==> flow/design.v <==
module apb_slave (
  input  logic        PCLK,
  input  logic        PRESETn,
  input  logic [31:0] PADDR,
  input  logic        PSEL,
  input  logic        PENABLE,
  input  logic        PWRITE,
  input  logic [31:0] PWDATA,
  output logic [31:0] PRDATA,
  output logic        PREADY,
  output logic        PSLVERR
);
  logic [15:0] [31:0] registers;
  logic [3:0] addr_index;
  logic       addr_valid;
  assign addr_index = PADDR[5:2];
  assign addr_valid = (PADDR[31:6] == 0);
  typedef enum logic [1:0] {
    IDLE,
    SETUP,
    ACCESS
  } apb_state_t;
  apb_state_t current_state, next_state;
  always_ff @(posedge PCLK or negedge PRESETn) begin
    if (!PRESETn) begin
      current_state <= IDLE;
    end else begin
      current_state <= next_state;
    end
  end
  always_comb begin
    case (current_state)
      IDLE: begin
        if (PSEL && !PENABLE)
          next_state = SETUP;
        else
          next_state = IDLE;
      end
      SETUP: begin
        if (PSEL && PENABLE)
          next_state = ACCESS;
        else
          next_state = IDLE;
      end
      ACCESS: begin
        if (PSEL && !PENABLE)
          next_state = SETUP;
        else
          next_state = IDLE;
      end
      default:
        next_state = IDLE;
    endcase
  end
  always_ff @(posedge PCLK or negedge PRESETn) begin
    if (!PRESETn) begin
      for (int i = 0; i < 16; i++)
        registers[i] <= 32'h0;
      PRDATA <= 32'h0;
      PREADY <= 1'b1;   
      PSLVERR <= 1'b0;  
    end
    else begin
      PREADY <= (next_state != SETUP);
      PSLVERR <= 1'b0;
      if (current_state == SETUP && PSEL && PENABLE) begin
        if (!addr_valid) begin
          PSLVERR <= 1'b1;
        end
        else if (!PWRITE) begin
          PRDATA <= registers[addr_index];
        end
      end
      if (current_state == ACCESS && PSEL && PENABLE && addr_valid && PWRITE) begin
        registers[addr_index] <= PWDATA;
      end
    end
  end
endmodule
Tool chain data of apb_slave
Tool output for the design above, in the order of the flow. Line numbers count from 1 in the design file above. Cell names lack the library's common part. A cell with n/a has no value.

Top module: apb_slave. Clock: PCLK. Library: sky130hd. Library corner: tt_025C_1v80.

After elaboration
Source: Yosys, flattened and elaborated, memories not mapped. Widths are those after wreduce. Registers that Yosys merges into a memory's read port (data or address) are not register bits. Print and check cells do not count. Equal cells are merged and count once.

The figure for reductions and logical operators is 13. The figure for shifts and indexed selects is 3. Add/sub/neg operators: 1. Bitwise logic cells: 4. For multipliers the number is 0. Under multiplexer cells stands 5. Eq/ne operators: 3. The figure for $lt $le $gt $ge is 0. For div/mod/pow operators the number is 0.

Operators with widths (count): variable shift 32 x 33 -> 512 bit (1); variable shift 32 x 33 -> 512 bit (first input constant) (1); indexed select 512 x 10 -> 32 bit (1); AND 512 bit (1); bitwise OR 512 bit (1); inverter 512 bit (1); negation 9 -> 33 bit (1); zero test 26 bit (1); logical AND 1 bit (8); case mux 2 bit (select 2 bit) (1); AND reduction 3 bit (1); 2-to-1 mux 1 bit (3); equality test 2 x 1 -> 1 bit (second input constant) (1); != test 2 x 1 -> 1 bit (second input constant) (1); equality test 2 bit (second input constant) (1); zero test 2 bit (1); OR reduction 2 bit (1); 2-to-1 mux 2 bit (1); inverter 1 bit (1); zero test 1 bit (1).

The entry for clocked read ports x word width reads 0. The figure for bits in latches is 0. Under bits in writable memories stands 0. The entry for input port bits reads 69. Under ROM bits stands 0. Output and inout bits: 34. The figure for bits in registers is 548. For memories kept the number is 0. Under word-level cells stands 34.

Longest topological paths
Depth = most cells in a row (Yosys ltp): at word level without a register or memory, in the mapped netlist without a sequential cell, where the memories' decode and read muxes count.

The figure for word-level depth is 5. For ABC_AREA the number is 0. The entry for gate-level depth with buffers reads 12. Under mapped depth without buffers stands 7.

Synthesis result
Yosys stat after the flow's synthesis: flattened, memories mapped to cells. It holds for the ABC_AREA given above (unset counts as 0); a run with the other value may have another netlist. Totals and module areas in this step are rounded.

The entry for sequential area reads 0.0137 mm^2. Under flip-flop cells stands 549. The figure for buffers is 131. Under cell area after synthesis stands 0.0245 mm^2. The figure for mapped cells is 1518.

Cell types: dfrtp_1 (count 547, total area 1.37E+04 um^2); mux2_2 (count 464, total area 5.23E+03 um^2); mux4_2 (count 128, total area 2.88E+03 um^2); mux2_1 (count 66, total area 743.213 um^2); a22oi_1 (count 64, total area 480.461 um^2); clkbuf_1 (count 71, total area 266.506 um^2); mux2_4 (count 14, total area 210.202 um^2); buf_6 (count 17, total area 191.434 um^2); nand2_1 (count 39, total area 146.39 um^2); buf_2 (count 21, total area 105.101 um^2); buf_1 (count 21, total area 78.826 um^2); dfstp_2 (count 2, total area 52.55 um^2); nor4_1 (count 8, total area 50.048 um^2); nand2_4 (count 4, total area 45.043 um^2); nor2_1 (count 11, total area 41.29 um^2); ha_1 (count 2, total area 25.024 um^2); nand4_1 (count 4, total area 25.024 um^2); inv_1 (count 6, total area 22.522 um^2).

Not listed: further types 20, cells in them 29.

Path before layout
Path of least setup slack by OpenSTA after synthesis, without wires, with an ideal clock, recovery checks aside; 20% of the period is set as input and as output delay. Where synthesis merged equal registers, the netlist keeps one of their names.

Path kind: input to register. Start: input port PADDR[2]. End: register registers. Buffers on the path: 4. Under time at the first pin stands 1.000 ns. The entry for driving pins on the path reads 10. The entry for setup time reads 0.125 ns. The entry for period reads 5.0 ns. The figure for delay of the path is 2.882 ns. The figure for required time is 4.875 ns. Data arrival time: 3.757 ns. For slack the number is 1.118 ns. Under external input delay stands 1.000 ns. Under synthesis period reached stands 3.882 ns.

"delay of the path" = arrival - input delay + setup time. "driving pins on the path" counts driving pins, that of a launching flip-flop among them; a cell with two outputs on the path counts twice. "synthesis period reached" = period - worst setup slack (recovery checks aside). The figure is calculated, with input and output delays left at 20% of the set period. An end named without its bit number is one bit of that signal or, where synthesis recoded a state register, one of its new flip-flops. Between the ends stands the longest chain of elaborated cells between them, by number of cells; it is not shown to be the way that was timed. Of several equally long chains one is given. Each line given opens the expression or statement behind the cell; cells for indexed reads and writes are added by Yosys, which also makes memories of some case tables.

Path through: buf_2 > clkbuf_1 > buf_1 > nor3_1 > ha_1 > or4b_4 > nor4_4 > nand2_4 > buf_6 > mux2_4. Under length of the longest elaborated chain stands 5. The entry for elaborated cells between the ends (all ways) reads 6. Under source lines of those cells stands 1. Those cells by class: add/sub (1); shift (2); logic (3).

RTL lines, path after synthesis: from (decl) (line 4) `input  logic [31:0] PADDR,`; negation 9 -> 33 bit (line 75) `registers[addr_index] <= PWDATA;`; variable shift 32 x 33 -> 512 bit (line 75); inverter 512 bit (line 75); AND 512 bit (line 75); bitwise OR 512 bit (line 75); to (assign) (line 75); to (decl) (line 13) `logic [15:0] [31:0] registers;`.

Path in the finished layout
Path of least setup slack in the final report of job 1 (OpenROAD, finished layout, wires in). Where an end is a register, its clock arrival counts in the times.

Path kind: input to register. Start: input port PADDR[8]. End: register registers. Data arrival time: 3.48 ns. Buffers on the path: 2. Under external input delay stands 0.79 ns. The entry for period reads 3.97 ns. The figure for required time is 4.43 ns. The entry for driving pins on the path reads 7. Under time at the first pin stands 0.79 ns. For slack the number is 0.95 ns. The entry for setup time reads 0.09 ns.

An end named without its bit number is one bit of that signal or, where synthesis recoded a state register, one of its new flip-flops. Between the ends stands the longest chain of elaborated cells between them, by number of cells; it is not shown to be the way that was timed. Of several equally long chains one is given.

Path through: clkdlybuf4s50_1 > nor4_1 > nand4_1 > nand4bb_1 > or4_2 > buf_4 > mux2_1. Under length of the longest elaborated chain stands 3. The entry for elaborated cells between the ends (all ways) reads 3. Under source lines of those cells stands 2. Those cells by class: reduce/logical (3).

RTL lines, path post-layout: from (decl) (line 4) `input  logic [31:0] PADDR,`; zero test 26 bit (line 17) `assign addr_valid = (PADDR[31:6] == 0);`; logical AND 1 bit (2 in a row) (line 74) `if (current_state == ACCESS && PSEL && PENABLE && addr_valid && PWRITE) begin`; to (assign) (line 75) `registers[addr_index] <= PWDATA;`; to (decl) (line 13) `logic [15:0] [31:0] registers;`.

apb_slave through Yosys and OpenROAD on sky130hd: 4 stored runs, unordered, with their settings and measured results. The constraints put input and output delay at 20% of the set period each and load the outputs with 0.01 pF. "achieved period": clock period set for the run, less the worst setup slack. It is reckoned from that one timing run; input and output delays stay at 20% of the period that was set. "critical path time": the worst setup path's part of the clock period (all of it between registers, 20% less for each end at a port) less its slack. A launch clock that arrives late makes it longer, a capture clock that arrives late makes it shorter. "total power after layout" is the tool's figure for a default switching activity; nothing was simulated. The results are shown rounded.

Files of job 1:
==> flow/run.sh <==
#!/bin/bash
# the make line also repeats the synthesis and layout settings of config.mk as NAME=value (left out here)
make -C /OpenROAD-flow-scripts/flow DESIGN_CONFIG=/design/flow/config.mk WORK_HOME=/design/flow/orfs CLKGATE_MAP_FILE= finish
==> flow/config.mk <==
export PLATFORM = sky130hd
export DESIGN_NAME = apb_slave
export DESIGN_NICKNAME = apb_slave
export VERILOG_FILES = /design/flow/design.v
export SDC_FILE = /design/flow/constraint.sdc
export NUM_CORES = 4
export LEC_CHECK = 0
export CAP_MARGIN = 20
export CORE_MARGIN = 5
export CORE_UTILIZATION = 40
export CTS_CLUSTER_DIAMETER = 153
export CTS_CLUSTER_SIZE = 52
export MAX_ROUTING_LAYER = met5
export PLACE_DENSITY_LB_ADDON = 0.29
export SETUP_SLACK_MARGIN = 0.04
export SLEW_MARGIN = 20
export TNS_END_PERCENT = 45
==> flow/constraint.sdc <==
create_clock -name core_clock -period 3.97 [get_ports {PCLK}]
set_input_delay 0.7940 -clock core_clock [delete_from_list [all_inputs] [get_ports {PCLK}]]
set_output_delay 0.7940 -clock core_clock [all_outputs]
set_load 0.01 [all_outputs]

Results of job 1. The measured total power after layout is 8.50 mW. For the total negative setup slack the run shows 0.000 ns. The synthesis area stands at 0.0245 mm^2. The final design utilization is 44.6%. The critical path time reads 2.23 ns. Worst setup path kind: input to register. The die footprint comes to 0.0663 mm^2. The measured achieved period is 3.020 ns. The measured standard-cell area after layout is 0.027 mm^2. The worst setup slack after layout is 0.950 ns.

Files of job 2:
==> flow/run.sh <==
#!/bin/bash
# the make line also repeats the synthesis and layout settings of config.mk as NAME=value (left out here)
make -C /OpenROAD-flow-scripts/flow DESIGN_CONFIG=/design/flow/config.mk WORK_HOME=/design/flow/orfs CLKGATE_MAP_FILE= finish
==> flow/config.mk <==
export PLATFORM = sky130hd
export DESIGN_NAME = apb_slave
export DESIGN_NICKNAME = apb_slave
export VERILOG_FILES = /design/flow/design.v
export SDC_FILE = /design/flow/constraint.sdc
export NUM_CORES = 4
export LEC_CHECK = 0
export CAP_MARGIN = 20
export CORE_MARGIN = 2
export CORE_UTILIZATION = 40
export SETUP_SLACK_MARGIN = 0.86
export SLEW_MARGIN = 20
==> flow/constraint.sdc <==
create_clock -name core_clock -period 3.81 [get_ports {PCLK}]
set_input_delay 0.7620 -clock core_clock [delete_from_list [all_inputs] [get_ports {PCLK}]]
set_output_delay 0.7620 -clock core_clock [all_outputs]
set_load 0.01 [all_outputs]

Results of job 2. The measured total power after layout is 12.0 mW. For the total negative setup slack the run shows 0.000 ns. The synthesis area stands at 0.0245 mm^2. The final design utilization is 47.2%. The critical path time reads 2.12 ns. Worst setup path kind: input to register. The die footprint comes to 0.0633 mm^2. The measured achieved period is 2.881 ns. The measured standard-cell area after layout is 0.0286 mm^2. The worst setup slack after layout is 0.929 ns.

Files of job 3:
==> flow/run.sh <==
#!/bin/bash
# the make line also repeats the synthesis and layout settings of config.mk as NAME=value (left out here)
make -C /OpenROAD-flow-scripts/flow DESIGN_CONFIG=/design/flow/config.mk WORK_HOME=/design/flow/orfs CLKGATE_MAP_FILE= finish
==> flow/config.mk <==
export PLATFORM = sky130hd
export DESIGN_NAME = apb_slave
export DESIGN_NICKNAME = apb_slave
export VERILOG_FILES = /design/flow/design.v
export SDC_FILE = /design/flow/constraint.sdc
export NUM_CORES = 4
export LEC_CHECK = 0
export CAP_MARGIN = 20
export CORE_MARGIN = 2
export CORE_UTILIZATION = 40
export SLEW_MARGIN = 20
==> flow/constraint.sdc <==
create_clock -name core_clock -period 2.92 [get_ports {PCLK}]
set_input_delay 0.5840 -clock core_clock [delete_from_list [all_inputs] [get_ports {PCLK}]]
set_output_delay 0.5840 -clock core_clock [all_outputs]
set_load 0.01 [all_outputs]

Results of job 3. The measured total power after layout is 15.8 mW. For the total negative setup slack the run shows 0.000 ns. The synthesis area stands at 0.0245 mm^2. The final design utilization is 47.9%. The critical path time reads 1.96 ns. Worst setup path kind: input to register. The die footprint comes to 0.0633 mm^2. The measured achieved period is 2.541 ns. The measured standard-cell area after layout is 0.029 mm^2. The worst setup slack after layout is 0.379 ns.

Files of job 4:
==> flow/run.sh <==
#!/bin/bash
# the make line also repeats the synthesis and layout settings of config.mk as NAME=value (left out here)
make -C /OpenROAD-flow-scripts/flow DESIGN_CONFIG=/design/flow/config.mk WORK_HOME=/design/flow/orfs CLKGATE_MAP_FILE= finish
==> flow/config.mk <==
export PLATFORM = sky130hd
export DESIGN_NAME = apb_slave
export DESIGN_NICKNAME = apb_slave
export VERILOG_FILES = /design/flow/design.v
export SDC_FILE = /design/flow/constraint.sdc
export NUM_CORES = 4
export LEC_CHECK = 0
export CAP_MARGIN = 20
export CELL_PAD_IN_SITES_GLOBAL_PLACEMENT = 1
export CORE_ASPECT_RATIO = 1.43
export CORE_MARGIN = 2
export CORE_UTILIZATION = 40
export GPL_TIMING_DRIVEN = 0
export HOLD_SLACK_MARGIN = 0.26
export MIN_ROUTING_LAYER = met2
export SLEW_MARGIN = 20
==> flow/constraint.sdc <==
create_clock -name core_clock -period 5.0 [get_ports {PCLK}]
set_input_delay 1.0000 -clock core_clock [delete_from_list [all_inputs] [get_ports {PCLK}]]
set_output_delay 1.0000 -clock core_clock [all_outputs]
set_load 0.01 [all_outputs]

Results of job 4. The measured total power after layout is 9.14 mW. For the total negative setup slack the run shows 0.000 ns. The synthesis area stands at 0.0245 mm^2. The final design utilization is 47.0%. The critical path time reads 3.70 ns. Worst setup path kind: input to register. The die footprint comes to 0.0633 mm^2. The measured achieved period is 4.695 ns. The measured standard-cell area after layout is 0.0285 mm^2. The worst setup slack after layout is 0.305 ns.
